==> flow/design.v <==
module pe (
    input clk, en,
    input      [7:0] a, b,
    output reg [15:0] out
);
    always @(posedge clk) begin
        if (en) begin
            out <= a*b;
        end else begin  
            out <= 0;
        end
    end
endmodule
module cu_engine (
    input  clk, nrst,
    input  [71:0] filter, 
    input  [23:0] data_in,
    input  [ 8:0] pe_en_ctrl,
    output [15:0] pe_out
);
    reg [23:0] dff [0:1];
    wire [143:0] psum;
    pe pe00 (.clk(clk), .en(pe_en_ctrl[0]), .a(data_in[ 7: 0]), .b(filter[ 7: 0]), .out(psum[15: 0]));
    pe pe10 (.clk(clk), .en(pe_en_ctrl[1]), .a(data_in[15: 8]), .b(filter[15: 8]), .out(psum[31:16]));
    pe pe20 (.clk(clk), .en(pe_en_ctrl[2]), .a(data_in[23:16]), .b(filter[23:16]), .out(psum[47:32]));
    pe pe01 (.clk(clk), .en(pe_en_ctrl[3]), .a(dff[0][ 7: 0]), .b(filter[31:24]), .out(psum[63:48]));
    pe pe11 (.clk(clk), .en(pe_en_ctrl[4]), .a(dff[0][15: 8]), .b(filter[39:32]), .out(psum[79:64]));
    pe pe21 (.clk(clk), .en(pe_en_ctrl[5]), .a(dff[0][23:16]), .b(filter[47:40]), .out(psum[95:80]));
    pe pe02 (.clk(clk), .en(pe_en_ctrl[6]), .a(dff[1][ 7: 0]), .b(filter[55:48]), .out(psum[111: 96]));
    pe pe12 (.clk(clk), .en(pe_en_ctrl[7]), .a(dff[1][15: 8]), .b(filter[63:56]), .out(psum[127:112]));
    pe pe22 (.clk(clk), .en(pe_en_ctrl[8]), .a(dff[1][23:16]), .b(filter[71:64]), .out(psum[143:128]));
    always @(posedge clk) begin
        if (!nrst) begin
            dff[0] <= 0;
            dff[1] <= 0;
        end else begin
            dff[0] <= data_in;
            dff[1] <= dff[0]; 
        end
    end
    assign pe_out = psum[15:0] + psum[31:16] + psum[47:32] + psum[63:48] + psum[79:64] + psum[95:80] + psum[111:96] + psum[127:112] + psum[143:128];
endmodule
## Tool chain data of cu_engine

The steps from the RTL of cu_engine to its reports follow in flow order.
Line numbers count from 1 in the design file above.
Operators: Yosys type, input widths -> output width; for muxes data width and select width s.
Cell names lack the library's common part.
Not given: --

| inputs | value |
|---|---|
| top | cu_engine |
| clock | clk |
| cell library | sky130hd |
| library corner | tt_025C_1v80 |

## Elaborated design

Yosys after proc, flatten, opt, wreduce and memory -nomap, before mapping. Enables and synchronous resets that opt folds into registers are not counted as muxes. Print and check cells are not counted. Equal cells are merged and count once.

| word-level totals | value |
|---|---|
| input port bits | 107 |
| output and inout bits | 16 |
| cells after elaboration | 28 |
| register bits | 192 |

| operators by class | value |
|---|---|
| add/sub/neg operators | 8 |
| multiply operators | 9 |

Operator list:

| operator | number |
|---|---|
| $mul 8x8->16 | 9 |
| $add 16x16->16 | 8 |

## Longest topological paths

Longest topological path by Yosys (ltp), each cell counted once; first at word level (registers and memories cut), then after technology mapping (sequential cells cut; the memories' decode and read muxes count).

| logic depth | value |
|---|---|
| depth after elaboration | 8 |
| ABC_AREA | 0 |
| mapped depth | 17 |
| gate-level depth less buffers | 16 |

## Netlist

Source: synth_stat.txt of the flow (Yosys; design flattened, memories mapped). It holds for the ABC_AREA given above (unset counts as 0); a run with the other value may have another netlist.
Totals and module areas in this step are rounded.

Cell types:

| cell | number | total area (sq um) |
|---|---|---|
| fa_1 | 425 | 8508.16 |
| ha_1 | 340 | 4254.08 |
| dfxtp_1 | 192 | 3.84E+03 |
| and2_1 | 556 | 3.48E+03 |
| inv_1 | 609 | 2.29E+03 |
| nand2_1 | 112 | 420.403 |
| xnor2_1 | 48 | 420.403 |
| o21a_1 | 45 | 337.824 |
| nor2_1 | 88 | 330.317 |
| a21oi_1 | 65 | 325.312 |
| a21o_1 | 38 | 285.274 |
| xor2_1 | 31 | 271.51 |
| o21ai_0 | 43 | 215.206 |
| nor3_1 | 39 | 195.187 |
| a211oi_1 | 22 | 165.158 |
| nor2b_1 | 20 | 125.12 |
| nand2b_1 | 16 | 100.096 |
| o21bai_1 | 12 | 90.086 |

Not listed: further types 37, cells in them 152.

| mapped netlist | value |
|---|---|
| area of sequential cells | 3800 sq um |
| flip-flops | 192 |
| cell count | 2853 |
| synthesis area | 27000 sq um |

By module: a second synthesis without flattening, with its own total; a netlist apart from the flattened one above.

| second synthesis, totals | value |
|---|---|
| cells (unflattened synthesis) | 2895 |
| area (unflattened synthesis) | 27000 sq um |

Each row is one instance without its submodules.

Modules:

| module | cells | area (sq um) | instances |
|---|---|---|---|
| pe | 274 | 2500 | 9 |
| cu_engine | 429 | 4500 | 1 |

## Timing after synthesis

Source: OpenSTA report_checks on the synthesized netlist (no wires, ideal clock, input and output delay 20% of the period each), path of least setup slack; recovery checks are left aside. Register names are those of the netlist, which keeps one name where synthesis merged equal registers.

| path after synthesis | value |
|---|---|
| kind | register to output |
| start | register pe02.out[2] |
| end | output pe_out[14] |
| time at the first pin | 0.000 ns |
| path buffers | 0 |
| setup slack | 0.780 ns |
| clock period | 6.2 ns |
| path delay | 4.180 ns |
| stages | 15 |
| data arrival time | 4.180 ns |
| external output delay | 1.240 ns |
| synthesis period reached | 5.42 ns |

"path delay" is the arrival time less input delay plus setup time.
A path that ends at an output port has no setup time.
"stages" counts driving pins, that of a launching flip-flop among them; a cell with two outputs on the path counts twice.
"synthesis period reached" is the clock period less the worst setup slack; recovery checks do not enter. This is arithmetic on one report: input and output delays are still those of the set period (20% each).
Between the ends stands the longest chain of elaborated cells between them, by number of cells; it is not shown to be the way that was timed. Of several equally long chains one is given.
A line is the first line of the expression or statement that the cell stems from. Yosys adds cells for indexed reads and writes and turns some case tables into memories.

| on the way, after synthesis | value |
|---|---|
| path through | dfxtp_1 -> fa_1 -> fa_1 -> fa_1 -> inv_1 -> fa_1 -> inv_1 -> ha_1 -> fa_1 -> a211oi_1 -> o211ai_1 -> a41oi_1 -> o21bai_1 -> a21oi_1 -> xnor2_1 |
| cells in the longest elaborated chain | 3 |
| elaborated cells between the ends (all ways) | 3 |
| classes of those cells | add/sub: 3 |

RTL lines, path after synthesis:

| item | line | text |
|---|---|---|
| from (decl) | 4 | `output reg [15:0] out` |
| from (assign) | 8 | `out <= a*b;` |
| from (assign) | 10 | `out <= 0;` |
| $add 16x16->16 x3 | 41 | `assign pe_out = psum[15:0] + psum[31:16] + psum[47:32] + psum[63:48] + psum[79:64] + psum[95:80] + psum[111:96 ...` |
| to (decl) | 19 | `output [15:0] pe_out` |

## Timing after layout

From the final timing report of run A: the path of least setup slack in the routed layout; clock arrival at registers is part of the times.

| path post-layout | value |
|---|---|
| kind | register to output |
| start | register pe00.out[2] |
| end | output pe_out[13] |
| path buffers | 7 |
| external output delay | 0.71 ns |
| setup slack | -2.22 ns |
| data arrival time | 5.06 ns |
| clock period | 3.55 ns |
| time at the first pin | 0.50 ns |
| stages | 22 |

Between the ends stands the longest chain of elaborated cells between them, by number of cells; it is not shown to be the way that was timed. Of several equally long chains one is given.

| on the way, post-layout | value |
|---|---|
| path through | dfxtp_4 -> inv_2 -> fa_2 -> inv_2 -> fa_1 -> fa_1 -> inv_1 -> fa_1 -> inv_2 -> ha_4 -> buf_4 -> buf_6 -> buf_6 -> a211oi_4 -> o21ai_2 -> o221a_4 -> o22ai_4 -> buf_6 -> buf_6 -> buf_6 -> xnor2_4 -> buf_6 |
| cells in the longest elaborated chain | 8 |
| elaborated cells between the ends (all ways) | 8 |
| classes of those cells | add/sub: 8 |

RTL lines, path post-layout:

| item | line | text |
|---|---|---|
| from (decl) | 4 | `output reg [15:0] out` |
| from (assign) | 8 | `out <= a*b;` |
| from (assign) | 10 | `out <= 0;` |
| $add 16x16->16 x8 | 41 | `assign pe_out = psum[15:0] + psum[31:16] + psum[47:32] + psum[63:48] + psum[79:64] + psum[95:80] + psum[111:96 ...` |
| to (decl) | 19 | `output [15:0] pe_out` |

--- measured runs ---
Top module cu_engine; platform sky130hd; tools Yosys and OpenROAD; 4 stored runs in no particular order. Input and output delays are each 20% of the period that was set; the output load is 0.01 pF.
By "worst path time" is meant the share of the clock period that the worst setup path is allowed (20% is reserved at inputs, 20% at outputs), minus its slack. Clock arrival times at its registers enter into it.
The measured numbers are rounded.
A setting shown as . is not set for that run.

| stored run | CAP_MARGIN | CELL_PAD_IN_SITES_DETAIL_PLACEMENT | CELL_PAD_IN_SITES_GLOBAL_PLACEMENT | CORE_ASPECT_RATIO | CORE_UTILIZATION | GPL_ROUTABILITY_DRIVEN | GPL_TIMING_DRIVEN | MAX_ROUTING_LAYER | MIN_ROUTING_LAYER | SETUP_SLACK_MARGIN | SLEW_MARGIN | TNS_END_PERCENT | period_ns | CORE_MARGIN | ABC_AREA | CTS_CLUSTER_DIAMETER | PLACE_DENSITY | standard-cell area of the final layout (sq um) | worst path time (ns) | class of the worst setup path | setup total negative slack (ns) | synthesis area (sq um) | overall die area (sq um) | setup slack of the worst path (ns) |
|---|---|---|---|---|---|---|---|---|---|---|---|---|---|---|---|---|---|---|---|---|---|---|---|---|
| run A | 0 | 1 | 3 | 0.91 | 32 | 1 | 0 | met4 | met2 | 0.84 | 20 | 50 | 3.55 | 2 | . | . | . | 33000 | 5.06 | register to output | -57 | 27000 | 86000 | -2.2 |
| run B | 0 | 0 | 3 | 0.91 | 32 | 0 | 1 | met4 | met1 | 0.21 | 20 | 60 | 10.6 | 2 | 1 | 210 | . | 31000 | 5.30 | register to output | 0.000 | 28000 | 91000 | 3.2 |
| run C | 40 | . | 0 | . | 51 | . | . | . | . | . | 20 | . | 6.9 | 2 | . | . | 0.42 | 29000 | 5.24 | register to output | 0.000 | 27000 | 54000 | 0.28 |
| run D | 0 | 1 | 3 | 0.91 | 32 | 1 | 1 | met4 | met1 | 0.84 | 20 | 60 | 10.6 | 2 | 1 | 210 | . | 31000 | 5.34 | register to output | 0.000 | 28000 | 91000 | 3.1 |
--- end ---
